==> flow/design.v <==
`timescale 1ns / 1ps
module FIFO(clk, rst, wr_en, rd_en, buf_in, buf_out, buf_empty, buf_full, fifo_counter);
input clk, rst, wr_en, rd_en;
input [7:0] buf_in;
output [7:0] buf_out;
output buf_empty, buf_full;
output [6:0] fifo_counter;
reg [7:0] buf_out;
reg buf_empty, buf_full;
reg [6:0] fifo_counter;
reg [5:0] rd_ptr, wr_ptr;
reg [7:0] buf_mem[63:0];
always@ (fifo_counter) begin
    buf_empty = (fifo_counter == 0);  
    buf_full = (fifo_counter == 64);  
end
always @(posedge clk or posedge rst) begin
    if( rst )  
        fifo_counter <= 0;
    else if((!buf_full && wr_en) && (!buf_empty && rd_en))  
        fifo_counter <= fifo_counter;
    else if (!buf_full && wr_en)  
        fifo_counter <= fifo_counter + 1;
    else if (!buf_empty && rd_en)  
        fifo_counter <= fifo_counter - 1;
    else  
        fifo_counter <= fifo_counter;
end
always @(posedge clk or posedge rst) begin
    if (rst)  
        buf_out <= 0;
    else begin
        if (rd_en && !buf_empty)
            buf_out <= buf_mem[rd_ptr];
        else  
            buf_out <= buf_out;
    end
end
always @(posedge clk) begin
    if (!buf_full && wr_en)
        buf_mem[wr_ptr] <= buf_in;
    else
        buf_mem[wr_ptr] <= buf_mem[wr_ptr];
end
always @(posedge clk or posedge rst) begin
    if(rst) begin
        wr_ptr <= 0;
        rd_ptr <= 0;
    end
    else begin
        if (!buf_full && wr_en)  
            wr_ptr <= wr_ptr + 1;
        else  
            wr_ptr <= wr_ptr;
        if (!buf_empty && rd_en)  
            rd_ptr <= rd_ptr + 1;
        else  
            rd_ptr <= rd_ptr;               
    end
end
endmodule
Hand-over note for FIFO

Reports on FIFO. Module FIFO before and after one edit of its RTL, step after step. Lines under "unedited" count in the file above, lines under "edited" in the edited file. "change": "edited" minus "unedited" as printed here. Not given: n/a

Design top: FIFO. Clock port: clk. Cell library: sky130hd. Library corner: tt_025C_1v80.

Edit of the RTL. The edit as a unified diff against the file above. The edit is scripted: it alters the design's behaviour and was not made to optimise anything.

```diff
@@ -9,5 +9,5 @@
 reg buf_empty, buf_full;
 reg [6:0] fifo_counter;
-reg [5:0] rd_ptr, wr_ptr;
+reg [4:0] rd_ptr, wr_ptr;
 reg [7:0] buf_mem[63:0];
 always@ (fifo_counter) begin
```

Word level. Counts by Yosys on the flattened word-level netlist (proc, flatten, opt, wreduce; memories kept). Register bits leave out memories and registers merged into their read ports (data or address). Print and check cells are left out. Cells with the same type and inputs are merged into one. Yosys's memory passes give these memory sizes; they may raise the number of words (mostly to a power of two), join words into wider ones and drop unused or constant bits.

Word-level totals: bits in latches (unedited 0, edited 0, change 0); elaborated cells (unedited 28, edited 26, change -2); output and inout bits (unedited 17, edited 17, change 0); word width x clocked read ports (unedited 8, edited 8, change 0); memories (unedited 1, edited 1, change 0); input bits (unedited 12, edited 12, change 0); bits in read-only memories (unedited 0, edited 0, change 0); RAM bits (unedited 512, edited 512, change 0); flip-flop bits (word level) (unedited 19, edited 17, change -2).

Operators by class: divide/modulo/power cells (unedited 0, edited 0, change 0); multiplexer cells (unedited 7, edited 7, change 0); shift-type cells (unedited 0, edited 0, change 0); multiply operators (unedited 0, edited 0, change 0); reduce/logical cells (unedited 9, edited 8, change -1); add/sub/neg operators (unedited 4, edited 4, change 0); magnitude comparators (unedited 0, edited 0, change 0); bitwise logic cells (unedited 2, edited 2, change 0); equal/unequal tests (unedited 2, edited 1, change -1).

Memory list: words x width with read and write ports (unedited buf_mem 64 x 8 bit 1R1W, edited buf_mem 64 x 8 bit 2R1W).

Operators by type and width: 6-bit by 1-bit adder with 6-bit output (second input constant) (unedited 2, edited 0, change -2); 5-bit by 1-bit adder with 5-bit output (second input constant) (unedited 0, edited 2, change +2); 2-bit AND reduction (unedited 2, edited 1, change -1); 1-bit inequality test (second input constant) (unedited 1, edited 0, change -1).

Operator kinds equal on both sides are left out: 12.

Logic depth. Depth = most cells in a row (Yosys ltp): at word level without a register or memory, in the mapped netlist without a sequential cell, where the memories' decode and read muxes count.

Depth: depth after elaboration (unedited 6, edited 6, change 0); ABC_AREA (unedited 0, edited 0); gate-level depth with buffers (unedited 10, edited 11, change +1); gate-level depth less buffers (unedited 9, edited 9, change 0).

Netlist. The flow's flattened synthesis, as Yosys stat reports it; memories are mapped. The netlist is that of the ABC_AREA named above (0 if unset); the other value can give another one.

Cell types: sky130_fd_sc_hd__edfxtp_1 (unedited 512, edited 256, change -256); sky130_fd_sc_hd__mux2i_1 (unedited 87, edited 17, change -70); sky130_fd_sc_hd__nor2_1 (unedited 84, edited 36, change -48); sky130_fd_sc_hd__o21ai_0 (unedited 4, edited 24, change +20); sky130_fd_sc_hd__o22ai_1 (unedited 15, edited 34, change +19); sky130_fd_sc_hd__o211ai_1 (unedited 22, edited 4, change -18); sky130_fd_sc_hd__nor3_1 (unedited 2, edited 15, change +13); sky130_fd_sc_hd__a211o_1 (unedited 13, edited 1, change -12); sky130_fd_sc_hd__a22oi_1 (unedited 6, edited 18, change +12); sky130_fd_sc_hd__a221oi_1 (unedited 8, edited 18, change +10); sky130_fd_sc_hd__a31oi_1 (unedited 0, edited 9, change +9); sky130_fd_sc_hd__or4_1 (unedited 0, edited 9, change +9); sky130_fd_sc_hd__mux4_2 (unedited 83, edited 90, change +7); sky130_fd_sc_hd__a22o_1 (unedited 0, edited 6, change +6); sky130_fd_sc_hd__o221ai_1 (unedited 0, edited 6, change +6); sky130_fd_sc_hd__o2111ai_1 (unedited 8, edited 3, change -5); sky130_fd_sc_hd__o22a_1 (unedited 8, edited 4, change -4); sky130_fd_sc_hd__mux2_2 (unedited 32, edited 29, change -3).

Cell types equal on both sides are left out: 12. The list need not be complete.

Mapped netlist: cells in the netlist (unedited 1111, edited 824, change -287); sequential part of the area (um2) (unedited 16050.4, edited 8313.0, change -7737.4); flip-flop cells (unedited 539, edited 281, change -258); buffers (unedited 60, edited 63, change +3); cell area after synthesis (um2) (unedited 21374.2, edited 13374.1, change -8000.1).

Worst setup path after synthesis. Path of least setup slack by OpenSTA after synthesis, without wires, with an ideal clock, recovery checks aside; 20% of the period is set as input and as output delay. Where synthesis merged equal registers, the netlist keeps one of their names.

Path post-synthesis: path kind (unedited flip-flop to flip-flop, edited flip-flop to flip-flop); start (unedited reg fifo_counter[5], edited reg fifo_counter[2]); end (unedited reg fifo_counter[5], edited mem buf_mem[0][2]); setup time (ns) (unedited 0.123, edited 0.454, change +0.331); path slack (ns) (unedited 2.039, edited 1.609, change -0.430); data arrival time (ns) (unedited 2.838, edited 2.937, change +0.099); stages on the path (unedited 11, edited 6, change -5); buffers on the path (unedited 1, edited 2, change +1); time at the first pin (ns) (unedited 0.000, edited 0.000, change 0.000); period (ns) (unedited 5.0, edited 5.0, change 0.0); required time (ns) (unedited 4.877, edited 4.546, change -0.331); path delay (ns) (unedited 2.961, edited 3.391, change +0.430); synthesis period reached (ns) (unedited 2.961, edited 3.391, change +0.430).

"path delay" = arrival - input delay + setup time. "stages on the path" counts driving pins, that of a launching flip-flop among them; a cell with two outputs on the path counts twice. "synthesis period reached" is the clock period less the worst setup slack; recovery checks do not enter. This is arithmetic on one report: input and output delays are still those of the set period (20% each). Between the ends stands the longest chain of elaborated cells between them, by number of cells; it is not shown to be the way that was timed. Of several equally long chains one is given. Each line given opens the expression or statement behind the cell; cells for indexed reads and writes are added by Yosys, which also makes memories of some case tables. At most two assigning lines are given for a register; there are more.

On the way, post-synthesis, unedited:
Cell sequence: sky130_fd_sc_hd__dfrtp_1 sky130_fd_sc_hd__or4_4 sky130_fd_sc_hd__o41a_1 sky130_fd_sc_hd__buf_6 sky130_fd_sc_hd__inv_1 sky130_fd_sc_hd__ha_1 sky130_fd_sc_hd__a21o_1 sky130_fd_sc_hd__a21oi_1 sky130_fd_sc_hd__o21bai_1 sky130_fd_sc_hd__a2111o_1 sky130_fd_sc_hd__o221a_1. For cells in the longest elaborated chain the number is 6.

RTL lines, path post-synthesis, unedited: start: declaration (RTL line 7) `output [6:0] fifo_counter;`; start: assignment (RTL line 21) `fifo_counter <= fifo_counter;`; start: assignment (RTL line 23) `fifo_counter <= fifo_counter + 1;`; 7-bit equality test (RTL line 15) `buf_full = (fifo_counter == 64);`; 1-bit logical NOT (RTL line 20) `else if((!buf_full && wr_en) && (!buf_empty && rd_en))`; 1-bit logical AND x2 (RTL line 20); 1-bit inverter; 2-bit AND reduction; end: assignment (RTL line 21); end: assignment (RTL line 23); end: declaration (RTL line 7).

edited: The path ends at the data pin of a flip-flop with enable; ways to the enable are not counted.

On the way, post-synthesis, edited:
Cell sequence: sky130_fd_sc_hd__dfrtp_1 sky130_fd_sc_hd__or4_1 sky130_fd_sc_hd__buf_2 sky130_fd_sc_hd__o41a_4 sky130_fd_sc_hd__buf_4 sky130_fd_sc_hd__o21ai_0. For cells in the longest elaborated chain the number is 5.

RTL lines, path post-synthesis, edited: start: declaration (RTL line 7) `output [6:0] fifo_counter;`; start: assignment (RTL line 21) `fifo_counter <= fifo_counter;`; start: assignment (RTL line 23) `fifo_counter <= fifo_counter + 1;`; 7-bit equality test (RTL line 15) `buf_full = (fifo_counter == 64);`; 1-bit logical NOT (RTL line 40) `if (!buf_full && wr_en)`; 1-bit logical AND (RTL line 40); 8-bit two-way mux (RTL line 40); 8-bit two-way mux; end: declaration (RTL line 12) `reg [7:0] buf_mem[63:0];`.

Path in the finished layout. Path of least setup slack in the final report of the runs of pair A (OpenROAD, finished layout, wires in). Where an end is a register, its clock arrival counts in the times.

Path after layout: path kind (unedited flip-flop to output port, edited flip-flop to output port); start (unedited reg fifo_counter[5], edited reg fifo_counter[3]); end (unedited out buf_full, edited out buf_full); time at the first pin (ns) (unedited 0.59, edited 0.57, change -0.02); external output delay (ns) (unedited 0.74, edited 0.74, change 0.00); period (ns) (unedited 3.71, edited 3.71, change 0.00); path slack (ns) (unedited 0.20, edited 0.36, change +0.16); required time (ns) (unedited 2.97, edited 2.97, change 0.00); data arrival time (ns) (unedited 2.77, edited 2.61, change -0.16); stages on the path (unedited 4, edited 6, change +2); buffers on the path (unedited 1, edited 1, change 0).

Between the ends stands the longest chain of elaborated cells between them, by number of cells; it is not shown to be the way that was timed. Of several equally long chains one is given. At most two assigning lines are given for a register; there are more.

On the way, after layout, unedited:
Cell sequence: sky130_fd_sc_hd__dfrtp_1 sky130_fd_sc_hd__or4_4 sky130_fd_sc_hd__nor4_1 sky130_fd_sc_hd__clkdlybuf4s50_1. For cells in the longest elaborated chain the number is 1.

RTL lines, path after layout, unedited: start: declaration (RTL line 7) `output [6:0] fifo_counter;`; start: assignment (RTL line 21) `fifo_counter <= fifo_counter;`; start: assignment (RTL line 23) `fifo_counter <= fifo_counter + 1;`; 7-bit equality test (RTL line 15) `buf_full = (fifo_counter == 64);`; end: declaration (RTL line 6) `output buf_empty, buf_full;`.

On the way, after layout, edited:
Cell sequence: sky130_fd_sc_hd__dfrtp_1 sky130_fd_sc_hd__or4_1 sky130_fd_sc_hd__nor3_1 sky130_fd_sc_hd__nand2_1 sky130_fd_sc_hd__inv_1 sky130_fd_sc_hd__clkdlybuf4s50_1. For cells in the longest elaborated chain the number is 1.

RTL lines, path after layout, edited: start: declaration (RTL line 7) `output [6:0] fifo_counter;`; start: assignment (RTL line 21) `fifo_counter <= fifo_counter;`; start: assignment (RTL line 23) `fifo_counter <= fifo_counter + 1;`; 7-bit equality test (RTL line 15) `buf_full = (fifo_counter == 64);`; end: declaration (RTL line 6) `output buf_empty, buf_full;`.

Layout results. Both versions went through the flow (Yosys, OpenROAD) with the same settings in each pair. Constraints: input delay and output delay 20% of the set period each, output load 0.01 pF.

Flow settings, pair A:
CORE_UTILIZATION: 40. period_ns: 3.71. CAP_MARGIN: 20. The figure for CORE_MARGIN is 2. SLEW_MARGIN: 20.

Final reports, pair A: post-layout utilization (unedited 0.471, edited 0.473, change +0.002); worst setup slack after layout (ns) (unedited 0.202, edited 0.360, change +0.158); power consumption (mW) (unedited 17.920, edited 14.114, change -3.806); area of the die (um2) (unedited 55300.2, edited 34912.9, change -20387.3); total negative setup slack (ns) (unedited 0.000, edited 0.000, change 0.000); synthesis area (um2) (unedited 21374.2, edited 13374.1, change -8000.1).

Flow settings, pair B:
The entry for ABC_AREA reads 1. CAP_MARGIN: 40. CELL_PAD_IN_SITES_GLOBAL_PLACEMENT: 0. CORE_UTILIZATION: 22. For CTS_CLUSTER_DIAMETER the number is 127. GPL_ROUTABILITY_DRIVEN: 1. HOLD_SLACK_MARGIN: 0.1. MAX_ROUTING_LAYER: met4. Under PLACE_DENSITY_LB_ADDON stands 0.29. SETUP_SLACK_MARGIN: 0.26. SLEW_MARGIN: 15. Under TNS_END_PERCENT stands 80. period_ns: 2.4. The figure for CORE_MARGIN is 2.

Final reports, pair B: post-layout utilization (unedited 0.283, edited 0.274, change -0.009); worst setup slack after layout (ns) (unedited 0.158, edited 0.174, change +0.016); power consumption (mW) (unedited 34.306, edited 26.903, change -7.403); area of the die (um2) (unedited 107060.0, edited 69348.0, change -37712.0); total negative setup slack (ns) (unedited 0.000, edited 0.000, change 0.000); synthesis area (um2) (unedited 22980.8, edited 14796.7, change -8184.1).

By "power consumption" is meant OpenSTA's value without simulated activity: inputs other than the clock are taken to toggle once in ten clock periods, and the tool carries that through the logic.

End of note.
